==> flow/design.v <==
`timescale 1ns / 1ps
module TNS_dec_33(
    input wire clk,
    input wire rst_n,
    input wire [32:0] codein,
    output reg [30 - 1 : 0] dataout
    );
    wire [30 - 1 : 0] dataout_wire;
    assign dataout_wire = (codein[32]*847425747) + (codein[31]*564950498) + (codein[30]*282475249) + 
                    (codein[29]*121060821) + (codein[28]*80707214) + (codein[27]*40353607) + 
                    (codein[26]*17294403) + (codein[25]*11529602) + (codein[24]*5764801) + 
                    (codein[23]*2470629) + (codein[22]*1647086) + (codein[21]*823543) + 
                    (codein[20]*352947) + (codein[19]*235298) + (codein[18]*117649) + (codein[17]*50421) + (codein[16]*33614) + 
                    (codein[15]*16807) + (codein[14]*7203) + (codein[13]*4802) + (codein[12]*2401) + (codein[11]*1029) +
                    (codein[10]*686) + (codein[9]*343) + (codein[8]*147) + (codein[7]*98) + (codein[6]*49) +
                    (codein[5]*21) + (codein[4]*14) + (codein[3]*7) + (codein[2]*3) + (codein[1]*2) +
                    (codein[0]*1);
    always @(posedge clk or negedge rst_n) begin
        if (~rst_n) begin
            dataout <= 0;
        end
        else begin
            dataout <= dataout_wire;
        end
    end
endmodule
* Reports on TNS_dec_33
Each step is given for the RTL above and for the edited RTL.
"original" refers to lines of the RTL above, "edited" to lines of the edited file.
"change" is "edited" less "original", of the values as shown; "rel. change" is that difference over "original", in percent.
Operators: Yosys type, input widths -> output width; for muxes data width and select width s.
Cell names lack the library's common part.
The mark -- stands for no value.
- Design top :: TNS_dec_33
- Clock :: clk
- Cell library :: sky130hd
- Corner :: tt_025C_1v80

* Diff
Unified diff, file above to edited file.
The edit is scripted: it alters the design's behaviour and was not made to optimise anything.
#+begin_src diff
@@ -16,9 +16,6 @@
                     (codein[5]*21) + (codein[4]*14) + (codein[3]*7) + (codein[2]*3) + (codein[1]*2) +
                     (codein[0]*1);
-    always @(posedge clk or negedge rst_n) begin
-        if (~rst_n) begin
-            dataout <= 0;
-        end
-        else begin
+    always @(posedge clk) begin
+        begin
             dataout <= dataout_wire;
         end
#+end_src

* Elaborated design
Counts by Yosys on the flattened word-level netlist (proc, flatten, opt, wreduce; memories kept). Register bits leave out memories and registers merged into their read ports (data or address); mux counts leave out enables and synchronous resets folded into registers. Print and check cells are left out. Cells with the same type and inputs are merged into one.
** Word-level totals
- register bits :: original 30, edited 30, change 0, rel. change 0.00%
- output and inout port bits :: original 30, edited 30, change 0, rel. change 0.00%
- cells after elaboration :: original 64, edited 64, change 0, rel. change 0.00%
** Cells by class
- add/sub/neg operators :: original 32, edited 32, change 0, rel. change 0.00%
- multiply operators :: original 31, edited 31, change 0, rel. change 0.00%
Unchanged operator kinds not shown: 50.

* Depth
Yosys ltp: most cells in a row. Word level: on the elaborated netlist, between registers, memories and ports. Mapped: between sequential cells and ports; inverters and the memories' decode and read muxes count.
** Depth
- depth in word-level cells :: original 33, edited 33, change 0, rel. change 0.00%
- ABC_AREA :: original 1, edited 1
- depth in mapped cells :: original 27, edited 27, change 0, rel. change 0.00%
- gate-level depth less buffers :: original 27, edited 27, change 0, rel. change 0.00%

* Synthesis result
Source: synth_stat.txt of the flow (Yosys; design flattened, memories mapped). It holds for the ABC_AREA given above (unset counts as 0); a run with the other value may have another netlist.
** Synthesis totals
- cell count :: original 1137, edited 1137, change 0, rel. change 0.00%
- mapped area (um2) :: original 10161.0, edited 10010.9, change -150.1, rel. change -1.48%
- sequential area (um2) :: original 750.7, edited 600.6, change -150.1, rel. change -19.99%
- flip-flop cells :: original 30, edited 30, change 0, rel. change 0.00%
** Cells by type
- dfrtp_1 :: original 30, edited 0, change -30, rel. change -100.00%
- dfxtp_1 :: original 0, edited 30, change +30
Unchanged cell types not shown: 21.

* Worst setup path after synthesis
Source: OpenSTA report_checks on the synthesized netlist (no wires, ideal clock, input and output delay 20% of the period each), path of least setup slack; recovery checks are left aside. Register names are those of the netlist, which keeps one name where synthesis merged equal registers.
** Timing path after synthesis
- path type :: original input port to flip-flop, edited input port to flip-flop
- from :: original in codein[27], edited in codein[27]
- to :: original reg dataout[17], edited reg dataout[17]
- period (ns) :: original 12.0, edited 12.0, change 0.0, rel. change 0.00%
- external input delay (ns) :: original 2.400, edited 2.400, change 0.000, rel. change 0.00%
- launch time at the first pin (ns) :: original 2.400, edited 2.400, change 0.000, rel. change 0.00%
- arrival time (ns) :: original 7.600, edited 7.598, change -0.002, rel. change -0.03%
- required time (ns) :: original 11.883, edited 11.888, change +0.005, rel. change +0.04%
- path slack (ns) :: original 4.284, edited 4.289, change +0.005
- delay of the path (ns) :: original 5.317, edited 5.310, change -0.007, rel. change -0.13%
- driving pins on the path :: original 23, edited 23, change 0, rel. change 0.00%
- synthesis period reached (ns) :: original 7.716, edited 7.711, change -0.005, rel. change -0.06%
"delay of the path" = arrival - input delay + setup time.
"driving pins on the path" counts driving pins, that of a launching flip-flop among them; a cell with two outputs on the path counts twice.
"synthesis period reached" = period - worst setup slack (recovery checks aside). The figure is calculated, with input and output delays left at 20% of the set period.
The rows between start and end are the longest chain of elaborated cells between them; the timing report does not say that the signal goes this way. Where chains are equally long, one stands for them.
A line is the first line of the expression or statement that the cell stems from. Yosys adds cells for indexed reads and writes and turns some case tables into memories.
Between the ends, after synthesis, original:
- Cells stage by stage :: fa_1 > inv_1 > fa_1 > fa_1 > inv_1 > fa_1 > fa_1 > fa_1 > inv_1 > fa_1 > inv_1 > fa_1 > ha_1 > inv_1 > fa_1 > inv_1 > nand3_1 > nand3_2 > nand2_1 > nand2_2 > nand3_1 > nand3_1 > nand2_1
- Cells in the longest elaborated chain :: 29
- Elaborated cells on any way between the ends :: 29
- Source lines of those cells :: 2
- Those cells by class :: add/sub: 28; mul: 1
** RTL lines, path after synthesis, original
- start: declaration :: line 5 : input wire [32:0] codein,
- $mul 1x26->27 :: line 10 : (codein[29]*121060821) + (codein[28]*80707214) + (codein[27]*40353607) +
- $add 30x27->30 :: line 9 : assign dataout_wire = (codein[32]*847425747) + (codein[31]*564950498) + (codein[30]*282475249) +
- $add 30x26->30 :: line 9
- $add 30x25->30 :: line 9
- $add 30x24->30 :: line 9
- $add 30x23->30 :: line 9
- $add 30x22->30 :: line 9
- [15 not listed]
- $add 30x7->30 :: line 9
- $add 30x6->30 :: line 9
- $add 30x5->30 :: line 9
- $add 30x4->30 :: line 9
- $add 30x3->30 :: line 9
- $add 30x2->30 :: line 9
- $add 30x1->30 :: line 9
- end: assignment :: line 20 : dataout <= 0;
- end: assignment :: line 23 : dataout <= dataout_wire;
- end: declaration :: line 6 : output reg [30 - 1 : 0] dataout
Between the ends, after synthesis, edited:
- Cells stage by stage :: fa_1 > inv_1 > fa_1 > fa_1 > inv_1 > fa_1 > fa_1 > fa_1 > inv_1 > fa_1 > inv_1 > fa_1 > ha_1 > inv_1 > fa_1 > inv_1 > nand3_1 > nand3_2 > nand2_1 > nand2_2 > nand3_1 > nand3_1 > nand2_1
- Cells in the longest elaborated chain :: 29
- Elaborated cells on any way between the ends :: 29
- Source lines of those cells :: 2
- Those cells by class :: add/sub: 28; mul: 1
** RTL lines, path after synthesis, edited
- start: declaration :: line 5 : input wire [32:0] codein,
- $mul 1x26->27 :: line 10 : (codein[29]*121060821) + (codein[28]*80707214) + (codein[27]*40353607) +
- $add 30x27->30 :: line 9 : assign dataout_wire = (codein[32]*847425747) + (codein[31]*564950498) + (codein[30]*282475249) +
- $add 30x26->30 :: line 9
- $add 30x25->30 :: line 9
- $add 30x24->30 :: line 9
- $add 30x23->30 :: line 9
- $add 30x22->30 :: line 9
- [15 not listed]
- $add 30x7->30 :: line 9
- $add 30x6->30 :: line 9
- $add 30x5->30 :: line 9
- $add 30x4->30 :: line 9
- $add 30x3->30 :: line 9
- $add 30x2->30 :: line 9
- $add 30x1->30 :: line 9
- end: assignment :: line 20 : dataout <= dataout_wire;
- end: declaration :: line 6 : output reg [30 - 1 : 0] dataout

* Path in the finished layout
Path of least setup slack in the final report of each run of pair 1 (OpenROAD, finished layout, wires in). Where an end is a register, its clock arrival counts in the times.
** Timing path after layout
- path type :: original input port to flip-flop, edited input port to flip-flop
- from :: original in codein[27], edited in codein[27]
- to :: original reg dataout[17], edited reg dataout[27]
- period (ns) :: original 8.8, edited 8.8, change 0.0, rel. change 0.00%
- external input delay (ns) :: original 1.76, edited 1.76, change 0.00, rel. change 0.00%
- launch time at the first pin (ns) :: original 1.76, edited 1.76, change 0.00, rel. change 0.00%
- arrival time (ns) :: original 8.14, edited 8.23, change +0.09, rel. change +1.11%
- required time (ns) :: original 8.97, edited 8.98, change +0.01, rel. change +0.11%
- path slack (ns) :: original 0.83, edited 0.75, change -0.08
- driving pins on the path :: original 24, edited 24, change 0, rel. change 0.00%
The rows between start and end are the longest chain of elaborated cells between them; the timing report does not say that the signal goes this way. Where chains are equally long, one stands for them.
Between the ends, after layout, original:
- Cells stage by stage :: clkdlybuf4s50_1 > fa_1 > inv_1 > fa_1 > fa_1 > inv_1 > fa_1 > fa_1 > fa_1 > inv_1 > fa_1 > inv_1 > fa_1 > ha_1 > inv_1 > fa_1 > inv_1 > nand3_1 > nand3_2 > nand2_1 > nand2_2 > nand3_1 > nand3_1 > nand2_1
- Cells in the longest elaborated chain :: 29
- Elaborated cells on any way between the ends :: 29
- Source lines of those cells :: 2
- Those cells by class :: add/sub: 28; mul: 1
** RTL lines, path after layout, original
- start: declaration :: line 5 : input wire [32:0] codein,
- $mul 1x26->27 :: line 10 : (codein[29]*121060821) + (codein[28]*80707214) + (codein[27]*40353607) +
- $add 30x27->30 :: line 9 : assign dataout_wire = (codein[32]*847425747) + (codein[31]*564950498) + (codein[30]*282475249) +
- $add 30x26->30 :: line 9
- $add 30x25->30 :: line 9
- $add 30x24->30 :: line 9
- $add 30x23->30 :: line 9
- $add 30x22->30 :: line 9
- [15 not listed]
- $add 30x7->30 :: line 9
- $add 30x6->30 :: line 9
- $add 30x5->30 :: line 9
- $add 30x4->30 :: line 9
- $add 30x3->30 :: line 9
- $add 30x2->30 :: line 9
- $add 30x1->30 :: line 9
- end: assignment :: line 20 : dataout <= 0;
- end: assignment :: line 23 : dataout <= dataout_wire;
- end: declaration :: line 6 : output reg [30 - 1 : 0] dataout
Between the ends, after layout, edited:
- Cells stage by stage :: clkdlybuf4s50_1 > fa_1 > inv_1 > fa_1 > fa_1 > inv_1 > fa_1 > fa_1 > fa_1 > inv_1 > fa_1 > inv_1 > fa_1 > ha_1 > inv_1 > fa_1 > inv_1 > nand3_1 > nand3_2 > nand2_1 > nand2_2 > nand2_1 > nand4_1 > nand2_1
- Cells in the longest elaborated chain :: 29
- Elaborated cells on any way between the ends :: 29
- Source lines of those cells :: 2
- Those cells by class :: add/sub: 28; mul: 1
** RTL lines, path after layout, edited
- start: declaration :: line 5 : input wire [32:0] codein,
- $mul 1x26->27 :: line 10 : (codein[29]*121060821) + (codein[28]*80707214) + (codein[27]*40353607) +
- $add 30x27->30 :: line 9 : assign dataout_wire = (codein[32]*847425747) + (codein[31]*564950498) + (codein[30]*282475249) +
- $add 30x26->30 :: line 9
- $add 30x25->30 :: line 9
- $add 30x24->30 :: line 9
- $add 30x23->30 :: line 9
- $add 30x22->30 :: line 9
- [15 not listed]
- $add 30x7->30 :: line 9
- $add 30x6->30 :: line 9
- $add 30x5->30 :: line 9
- $add 30x4->30 :: line 9
- $add 30x3->30 :: line 9
- $add 30x2->30 :: line 9
- $add 30x1->30 :: line 9
- end: assignment :: line 20 : dataout <= dataout_wire;
- end: declaration :: line 6 : output reg [30 - 1 : 0] dataout

* Flow runs
Both versions went through the flow (Yosys, OpenROAD) with the same settings in each pair. Constraints: input delay and output delay 20% of the set period each, output load 0.01 pF.
Settings, pair 1:
- ABC_AREA :: 1
- period_ns :: 8.8
- CAP_MARGIN :: 20
- CORE_MARGIN :: 2
- CORE_UTILIZATION :: 40
- SLEW_MARGIN :: 20
** Measured results, pair 1
- mapped cell area after synthesis (um2) :: original 10161.0, edited 10010.9, change -150.1, rel. change -1.48%
- overall die area (um2) :: original 26693.0, edited 26308.8, change -384.2, rel. change -1.44%
- post-route utilization :: original 0.456, edited 0.461, change +0.005
- worst setup slack after layout (ns) :: original 0.825, edited 0.748, change -0.077
- achieved clock period (ns) :: original 7.975, edited 8.052, change +0.077, rel. change +0.97%
Settings, pair 2:
- ABC_AREA :: 1
- CAP_MARGIN :: 10
- CORE_UTILIZATION :: 58
- CTS_CLUSTER_DIAMETER :: 29
- CTS_CLUSTER_SIZE :: 56
- MAX_ROUTING_LAYER :: met5
- PLACE_DENSITY_LB_ADDON :: 0.28
- SETUP_SLACK_MARGIN :: 1.61
- TNS_END_PERCENT :: 85
- period_ns :: 6.48
- CORE_MARGIN :: 2
- SLEW_MARGIN :: 20
** Measured results, pair 2
- mapped cell area after synthesis (um2) :: original 10161.0, edited 10010.9, change -150.1, rel. change -1.48%
- overall die area (um2) :: original 18594.0, edited 18326.4, change -267.6, rel. change -1.44%
- post-route utilization :: original 0.763, edited 0.788, change +0.025
- worst setup slack after layout (ns) :: original -0.022, edited -0.113, change -0.091
- achieved clock period (ns) :: original 6.502, edited 6.593, change +0.091, rel. change +1.40%
"achieved clock period" = clock period - worst setup slack. The figure is calculated, with input and output delays left at 20% of the set period.
